==> flow/design.v <==
module mapper #(
    parameter DIM4_WIDTH = 8,  
    parameter DIM3_WIDTH = 8, 
    parameter DIM2_WIDTH = 8,  
    parameter DIM1_WIDTH = 8,
    parameter IDX4_WIDTH = 8,  
    parameter IDX3_WIDTH = 8, 
    parameter IDX2_WIDTH = 8,  
    parameter IDX1_WIDTH = 8,
    parameter ROW_MAJOR = 1,   
    parameter ADDR_WIDTH = 32 
)( 
    input  logic                        clk,            
    input  logic                        rst,            
    input  logic [DIM4_WIDTH - 1:0]     dim4, 
    input  logic [DIM3_WIDTH - 1:0]     dim3, 
    input  logic [DIM2_WIDTH - 1:0]     dim2,
    input  logic [DIM1_WIDTH - 1:0]     dim1,
    input  logic [IDX4_WIDTH - 1:0]     idx4,
    input  logic [IDX3_WIDTH - 1:0]     idx3, 
    input  logic [IDX2_WIDTH - 1:0]     idx2,
    input  logic [IDX1_WIDTH - 1:0]     idx1,
    input  logic [ADDR_WIDTH - 1:0]     base_addr,
    output logic [ADDR_WIDTH - 1:0]     addr
);
    logic [ADDR_WIDTH - 1:0] mult1_result, mult2_result, mult3_result;
    logic [ADDR_WIDTH - 1:0] dim3_dim2_dim1, dim2_dim1;
    logic [ADDR_WIDTH - 1:0] addr_temp;
    generate
        if (ROW_MAJOR) begin : row_major_block
            always_ff @(posedge clk or posedge rst) begin
                if (rst) begin
                    dim2_dim1 <= '0;
                    dim3_dim2_dim1 <= '0;
                end else begin
                    dim2_dim1 <= dim2 * dim1;
                    dim3_dim2_dim1 <= dim3 * dim2 * dim1;
                end
            end
            always_ff @(posedge clk or posedge rst) begin
                if (rst) begin
                    mult1_result <= '0;
                    mult2_result <= '0;
                    mult3_result <= '0;
                end else begin
                    mult1_result <= idx4 * dim3_dim2_dim1;
                    mult2_result <= idx3 * dim2_dim1;
                    mult3_result <= idx2 * dim1;
                end
            end
            always_ff @(posedge clk or posedge rst) begin
                if (rst) begin
                    addr_temp <= '0;
                end else begin
                    addr_temp <= base_addr + mult1_result + mult2_result + mult3_result + idx1;
                end
            end
        end else begin : column_major_block
            always_ff @(posedge clk or posedge rst) begin
                if (rst) begin
                    dim2_dim1 <= '0;
                    dim3_dim2_dim1 <= '0;
                end else begin
                    dim2_dim1 <= dim2 * dim1;
                    dim3_dim2_dim1 <= dim3 * dim2 * dim1;
                end
            end
            always_ff @(posedge clk or posedge rst) begin
                if (rst) begin
                    mult1_result <= '0;
                    mult2_result <= '0;
                    mult3_result <= '0;
                end else begin
                    mult1_result <= idx4 * dim3_dim2_dim1;
                    mult2_result <= idx3 * dim2_dim1;
                    mult3_result <= idx1 * dim2;
                end
            end
            always_ff @(posedge clk or posedge rst) begin
                if (rst) begin
                    addr_temp <= '0;
                end else begin
                    addr_temp <= base_addr + mult1_result + mult2_result + mult3_result + idx2;
                end
            end
        end
    endgenerate
    assign addr = addr_temp;
endmodule
# Tool chain data of mapper
# The steps from the RTL of mapper to its reports follow in flow order.
# Line numbers count from 1 in the design file above.
# Operators carry their Yosys type and port widths (W data, S select, Z words).
# Not given: --
dict set report inputs {
  top_module {mapper}
  clock_port {clk}
  cell_library {sky130hd}
  pvt_corner {tt_025C_1v80}
}

# Word-level counts
# Yosys after proc, flatten, opt, wreduce and memory -nomap, before mapping. Enables and synchronous resets that opt folds into registers are not counted as muxes. Memory bits, and registers merged into a memory's read port (data or address), are not among the register bits. Print and check cells are not counted. Equal cells are merged and count once.
dict set report op_classes {
  reduce_logical 0
  mux 0
  eq_ne 0
  addsub 4
  n_div 0
  bitwise 0
  n_cmp 0
  n_shift 0
  multipliers 6
}
# operator count
set ops {}
lappend ops {{$mul A8 B8 Y16} 3}
lappend ops {{$mul A8 B24 Y32} 1}
lappend ops {{$mul A16 B8 Y24} 1}
lappend ops {{$mul A8 B16 Y24} 1}
lappend ops {{$add A32 B32 Y32} 2}
lappend ops {{$add A32 B16 Y32} 1}
lappend ops {{$add A32 B8 Y32} 1}
dict set report bits {
  in_bits 98
  latch_bits 0
  wordCells 16
  mem_bits_rw 0
  mem_count 0
  reg_bits 152
  romBits 0
  clocked_rd_ports_x_width 0
}

# Depth
# Depth = most cells in a row (Yosys ltp): at word level without a register or memory, in the mapped netlist without a sequential cell, where the memories' decode and read muxes count.
dict set report logic_depth {
  word_depth 4
  ABC_AREA 0
  ltp_mapped 33
}

# Mapped cells and area
# Yosys stat after the flow's synthesis: flattened, memories mapped to cells. It holds for the ABC_AREA given above (unset counts as 0); a run with the other value may have another netlist.
# Totals and module areas in this step are rounded.
dict set report synth_totals {
  seq_area_um2 3600
  synth_area_um2 26000
  cell_count 2774
  ffs 144
  n_buf 80
}
# cell count type_area_um2
set by_type {}
lappend by_type {sky130_fd_sc_hd__fa_1 455 9.11E+03}
lappend by_type {sky130_fd_sc_hd__ha_1 325 4066.4}
lappend by_type {sky130_fd_sc_hd__dfrtp_1 144 3.6E+03}
lappend by_type {sky130_fd_sc_hd__and2_1 345 2158.32}
lappend by_type {sky130_fd_sc_hd__inv_1 453 1.7E+03}
lappend by_type {sky130_fd_sc_hd__nand2_1 340 1.28E+03}
lappend by_type {sky130_fd_sc_hd__xnor2_1 98 858.323}
lappend by_type {sky130_fd_sc_hd__a21oi_1 104 520.499}
lappend by_type {sky130_fd_sc_hd__a21o_1 56 420.403}
lappend by_type {sky130_fd_sc_hd__clkbuf_1 79 296.534}
lappend by_type {sky130_fd_sc_hd__xor2_1 29 253.994}
lappend by_type {sky130_fd_sc_hd__nor2_1 64 240.23}
lappend by_type {sky130_fd_sc_hd__nand3_1 29 145.139}
lappend by_type {sky130_fd_sc_hd__o21ai_1 29 145.139}
lappend by_type {sky130_fd_sc_hd__and3_1 23 143.888}
lappend by_type {sky130_fd_sc_hd__o21ai_0 24 120.115}
lappend by_type {sky130_fd_sc_hd__o21bai_1 15 112.608}
lappend by_type {sky130_fd_sc_hd__nor2b_1 15 93.84}
# Not listed: further types 43, cells in them 147.

# Path before layout
# OpenSTA on the mapped netlist: ideal clock, no wires. The path of least setup slack (recovery checks aside). Input and output delay are each 20% of the period. Register names are those of the netlist, which keeps one name where synthesis merged equal registers.
dict set report synth_timing {
  path_type {input -> register}
  from {input port dim2[2]}
  to {register dim3_dim2_dim1[23]}
  slack_ps 2080
  path_delay_ps 7520
  period_ps 12000
  arrival_time_ps 9795
  input_delay_ps 2400
  setup_ps 125
  path_stages 31
  required_ps 11875
  t_first_pin_ps 2400
  synth_period_reached_ps 9920
}
# "path_delay_ps" = arrival - input delay + setup time.
# "path_stages" counts driving pins, that of a launching flip-flop among them; a cell with two outputs on the path counts twice.
# "synth_period_reached_ps" = period - worst setup slack (recovery checks aside). The figure is calculated, with input and output delays left at 20% of the set period.
# The rows between start and end are the longest chain of elaborated cells between them; the timing report does not say that the signal goes this way. Where chains are equally long, one stands for them.
# Each line given opens the expression or statement behind the cell; cells for indexed reads and writes are added by Yosys, which also makes memories of some case tables.
dict set report synth_between {
  path_cell_list {sky130_fd_sc_hd__clkbuf_1 -> sky130_fd_sc_hd__nand2_1 -> sky130_fd_sc_hd__fa_1 -> sky130_fd_sc_hd__fa_1 -> sky130_fd_sc_hd__inv_1 -> sky130_fd_sc_hd__fa_1 -> sky130_fd_sc_hd__inv_1 -> sky130_fd_sc_hd__fa_1 -> sky130_fd_sc_hd__inv_1 -> sky130_fd_sc_hd__ha_1 -> sky130_fd_sc_hd__a2111o_1 -> sky130_fd_sc_hd__a31o_1 -> sky130_fd_sc_hd__a21oi_1 -> sky130_fd_sc_hd__xnor2_1 -> sky130_fd_sc_hd__nand2_1 -> sky130_fd_sc_hd__fa_1 -> sky130_fd_sc_hd__inv_1 -> sky130_fd_sc_hd__fa_1 -> sky130_fd_sc_hd__fa_1 -> sky130_fd_sc_hd__inv_1 -> sky130_fd_sc_hd__fa_1 -> sky130_fd_sc_hd__inv_1 -> sky130_fd_sc_hd__ha_1 -> sky130_fd_sc_hd__a21o_1 -> sky130_fd_sc_hd__a21o_1 -> sky130_fd_sc_hd__nor3b_1 -> sky130_fd_sc_hd__a21oi_1 -> sky130_fd_sc_hd__a41oi_1 -> sky130_fd_sc_hd__o21ba_1 -> sky130_fd_sc_hd__o21bai_1 -> sky130_fd_sc_hd__xnor2_1}
  elab_chain_cells 2
}
# item line_no
set synth_lines {}
lappend synth_lines {{start, declared} 17} ;# input  logic [DIM2_WIDTH - 1:0]     dim2,
lappend synth_lines {{$mul A8 B8 Y16} 37} ;# dim3_dim2_dim1 <= dim3 * dim2 * dim1;
lappend synth_lines {{$mul A16 B8 Y24} 37}
lappend synth_lines {{end, assigned} 34} ;# dim3_dim2_dim1 <= '0;
lappend synth_lines {{end, assigned} 37}

# Path in the finished layout
# Path of least setup slack in the final report of run B (OpenROAD, finished layout, wires in). Where an end is a register, its clock arrival counts in the times.
# The path's times are printed in steps of 10 ps; the period is the one set.
dict set report layout_timing {
  path_type {input -> register}
  from {input port dim2[2]}
  to {register dim3_dim2_dim1[23]}
  setup_ps 110
  period_ps 18600
  required_ps 18930
  input_delay_ps 3720
  arrival_time_ps 12860
  path_stages 32
  t_first_pin_ps 3720
  slack_ps 6070
}
# The rows between start and end are the longest chain of elaborated cells between them; the timing report does not say that the signal goes this way. Where chains are equally long, one stands for them.
dict set report layout_between {
  path_cell_list {sky130_fd_sc_hd__clkdlybuf4s50_1 -> sky130_fd_sc_hd__and2_1 -> sky130_fd_sc_hd__fa_1 -> sky130_fd_sc_hd__fa_1 -> sky130_fd_sc_hd__inv_1 -> sky130_fd_sc_hd__fa_1 -> sky130_fd_sc_hd__fa_1 -> sky130_fd_sc_hd__inv_1 -> sky130_fd_sc_hd__ha_1 -> sky130_fd_sc_hd__inv_1 -> sky130_fd_sc_hd__o21bai_1 -> sky130_fd_sc_hd__a2111o_1 -> sky130_fd_sc_hd__a31o_1 -> sky130_fd_sc_hd__a21oi_1 -> sky130_fd_sc_hd__xnor2_1 -> sky130_fd_sc_hd__nand2_1 -> sky130_fd_sc_hd__fa_1 -> sky130_fd_sc_hd__inv_1 -> sky130_fd_sc_hd__fa_1 -> sky130_fd_sc_hd__fa_1 -> sky130_fd_sc_hd__inv_1 -> sky130_fd_sc_hd__fa_1 -> sky130_fd_sc_hd__inv_1 -> sky130_fd_sc_hd__ha_1 -> sky130_fd_sc_hd__a21o_1 -> sky130_fd_sc_hd__a21o_1 -> sky130_fd_sc_hd__nor3b_1 -> sky130_fd_sc_hd__a21oi_1 -> sky130_fd_sc_hd__a41oi_1 -> sky130_fd_sc_hd__o21ba_1 -> sky130_fd_sc_hd__o21bai_1 -> sky130_fd_sc_hd__xnor2_1}
  elab_chain_cells 2
}
# item line_no
set layout_lines {}
lappend layout_lines {{start, declared} 17} ;# input  logic [DIM2_WIDTH - 1:0]     dim2,
lappend layout_lines {{$mul A8 B8 Y16} 37} ;# dim3_dim2_dim1 <= dim3 * dim2 * dim1;
lappend layout_lines {{$mul A16 B8 Y24} 37}
lappend layout_lines {{end, assigned} 34} ;# dim3_dim2_dim1 <= '0;
lappend layout_lines {{end, assigned} 37}

Subject: mapper on sky130hd, stored results

Hello all,

Record of 4 stored runs of the RTL-to-layout flow on mapper, platform sky130hd. The runs are unordered. Constraints: input delay and output delay 20% of the set period each, output load 0.01 pF.
"achieved_period_ps" is the run's clock period less its worst setup slack. It is reckoned from that one timing run; input and output delays stay at 20% of the period that was set.
Results are given in rounded form.

[flow] run A: files
==> flow/run.sh <==
#!/bin/bash
# the make line also repeats the synthesis and layout settings of config.mk as NAME=value (left out here)
make -C /OpenROAD-flow-scripts/flow DESIGN_CONFIG=/design/flow/config.mk WORK_HOME=/design/flow/orfs CLKGATE_MAP_FILE= finish
==> flow/config.mk <==
export PLATFORM = sky130hd
export DESIGN_NAME = mapper
export DESIGN_NICKNAME = mapper
export VERILOG_FILES = /design/flow/design.v
export SDC_FILE = /design/flow/constraint.sdc
export NUM_CORES = 4
export LEC_CHECK = 0
export ABC_AREA = 1
export CAP_MARGIN = 25
export CELL_PAD_IN_SITES_DETAIL_PLACEMENT = 1
export CELL_PAD_IN_SITES_GLOBAL_PLACEMENT = 3
export CORE_ASPECT_RATIO = 1.66
export CORE_MARGIN = 3
export CORE_UTILIZATION = 53
export CTS_CLUSTER_DIAMETER = 21
export PLACE_DENSITY_LB_ADDON = 0.06
export SETUP_SLACK_MARGIN = -1.07
export SLEW_MARGIN = 20
export TNS_END_PERCENT = 90
==> flow/constraint.sdc <==
create_clock -name core_clock -period 12.4 [get_ports {clk}]
set_input_delay 2.4800 -clock core_clock [delete_from_list [all_inputs] [get_ports {clk}]]
set_output_delay 2.4800 -clock core_clock [all_outputs]
set_load 0.01 [all_outputs]

[flow] run A: incomplete, placement halted on FLW-0024

[flow] run B: files
==> flow/run.sh <==
#!/bin/bash
# the make line also repeats the synthesis and layout settings of config.mk as NAME=value (left out here)
make -C /OpenROAD-flow-scripts/flow DESIGN_CONFIG=/design/flow/config.mk WORK_HOME=/design/flow/orfs CLKGATE_MAP_FILE= finish
==> flow/config.mk <==
export PLATFORM = sky130hd
export DESIGN_NAME = mapper
export DESIGN_NICKNAME = mapper
export VERILOG_FILES = /design/flow/design.v
export SDC_FILE = /design/flow/constraint.sdc
export NUM_CORES = 4
export LEC_CHECK = 0
export CAP_MARGIN = 0
export CELL_PAD_IN_SITES_DETAIL_PLACEMENT = 0
export CELL_PAD_IN_SITES_GLOBAL_PLACEMENT = 1
export CORE_MARGIN = 4
export CORE_UTILIZATION = 31
export GPL_ROUTABILITY_DRIVEN = 0
export GPL_TIMING_DRIVEN = 1
export MAX_ROUTING_LAYER = met4
export MIN_ROUTING_LAYER = met2
export PLACE_DENSITY_LB_ADDON = 0.18
export SLEW_MARGIN = 20
==> flow/constraint.sdc <==
create_clock -name core_clock -period 18.6 [get_ports {clk}]
set_input_delay 3.7200 -clock core_clock [delete_from_list [all_inputs] [get_ports {clk}]]
set_output_delay 3.7200 -clock core_clock [all_outputs]
set_load 0.01 [all_outputs]

[flow] run B: metrics
[metrics] ys_area_um2 = 26000
[metrics] layout_stdcell_area_um2 = 29000
[metrics] final_setup_ws_ps = 6100
[metrics] final_die_area_um2 = 90000
[metrics] achieved_period_ps = 12535

[flow] run C: files
==> flow/run.sh <==
#!/bin/bash
# the make line also repeats the synthesis and layout settings of config.mk as NAME=value (left out here)
make -C /OpenROAD-flow-scripts/flow DESIGN_CONFIG=/design/flow/config.mk WORK_HOME=/design/flow/orfs CLKGATE_MAP_FILE= finish
==> flow/config.mk <==
export PLATFORM = sky130hd
export DESIGN_NAME = mapper
export DESIGN_NICKNAME = mapper
export VERILOG_FILES = /design/flow/design.v
export SDC_FILE = /design/flow/constraint.sdc
export NUM_CORES = 4
export LEC_CHECK = 0
export CAP_MARGIN = 25
export CELL_PAD_IN_SITES_GLOBAL_PLACEMENT = 2
export CORE_ASPECT_RATIO = 1.75
export CORE_MARGIN = 7
export CORE_UTILIZATION = 40
export CTS_CLUSTER_SIZE = 54
export GPL_ROUTABILITY_DRIVEN = 0
export GPL_TIMING_DRIVEN = 0
export MAX_ROUTING_LAYER = met4
export PLACE_DENSITY_LB_ADDON = 0.23
export SLEW_MARGIN = 20
export TNS_END_PERCENT = 15
==> flow/constraint.sdc <==
create_clock -name core_clock -period 12.0 [get_ports {clk}]
set_input_delay 2.4000 -clock core_clock [delete_from_list [all_inputs] [get_ports {clk}]]
set_output_delay 2.4000 -clock core_clock [all_outputs]
set_load 0.01 [all_outputs]

[flow] run C: metrics
[metrics] ys_area_um2 = 26000
[metrics] layout_stdcell_area_um2 = 29000
[metrics] final_setup_ws_ps = 710
[metrics] final_die_area_um2 = 74000
[metrics] achieved_period_ps = 11290

[flow] run D: files
==> flow/run.sh <==
#!/bin/bash
# the make line also repeats the synthesis and layout settings of config.mk as NAME=value (left out here)
make -C /OpenROAD-flow-scripts/flow DESIGN_CONFIG=/design/flow/config.mk WORK_HOME=/design/flow/orfs CLKGATE_MAP_FILE= finish
==> flow/config.mk <==
export PLATFORM = sky130hd
export DESIGN_NAME = mapper
export DESIGN_NICKNAME = mapper
export VERILOG_FILES = /design/flow/design.v
export SDC_FILE = /design/flow/constraint.sdc
export NUM_CORES = 4
export LEC_CHECK = 0
export CAP_MARGIN = 25
export CELL_PAD_IN_SITES_GLOBAL_PLACEMENT = 2
export CORE_ASPECT_RATIO = 1.75
export CORE_MARGIN = 2
export CORE_UTILIZATION = 40
export GPL_TIMING_DRIVEN = 0
export MAX_ROUTING_LAYER = met4
export PLACE_DENSITY_LB_ADDON = 0.23
export SLEW_MARGIN = 15
export TNS_END_PERCENT = 50
==> flow/constraint.sdc <==
create_clock -name core_clock -period 12.0 [get_ports {clk}]
set_input_delay 2.4000 -clock core_clock [delete_from_list [all_inputs] [get_ports {clk}]]
set_output_delay 2.4000 -clock core_clock [all_outputs]
set_load 0.01 [all_outputs]

[flow] run D: metrics
[metrics] ys_area_um2 = 26000
[metrics] layout_stdcell_area_um2 = 29000
[metrics] final_setup_ws_ps = 600
[metrics] final_die_area_um2 = 68000
[metrics] achieved_period_ps = 11396

Thanks
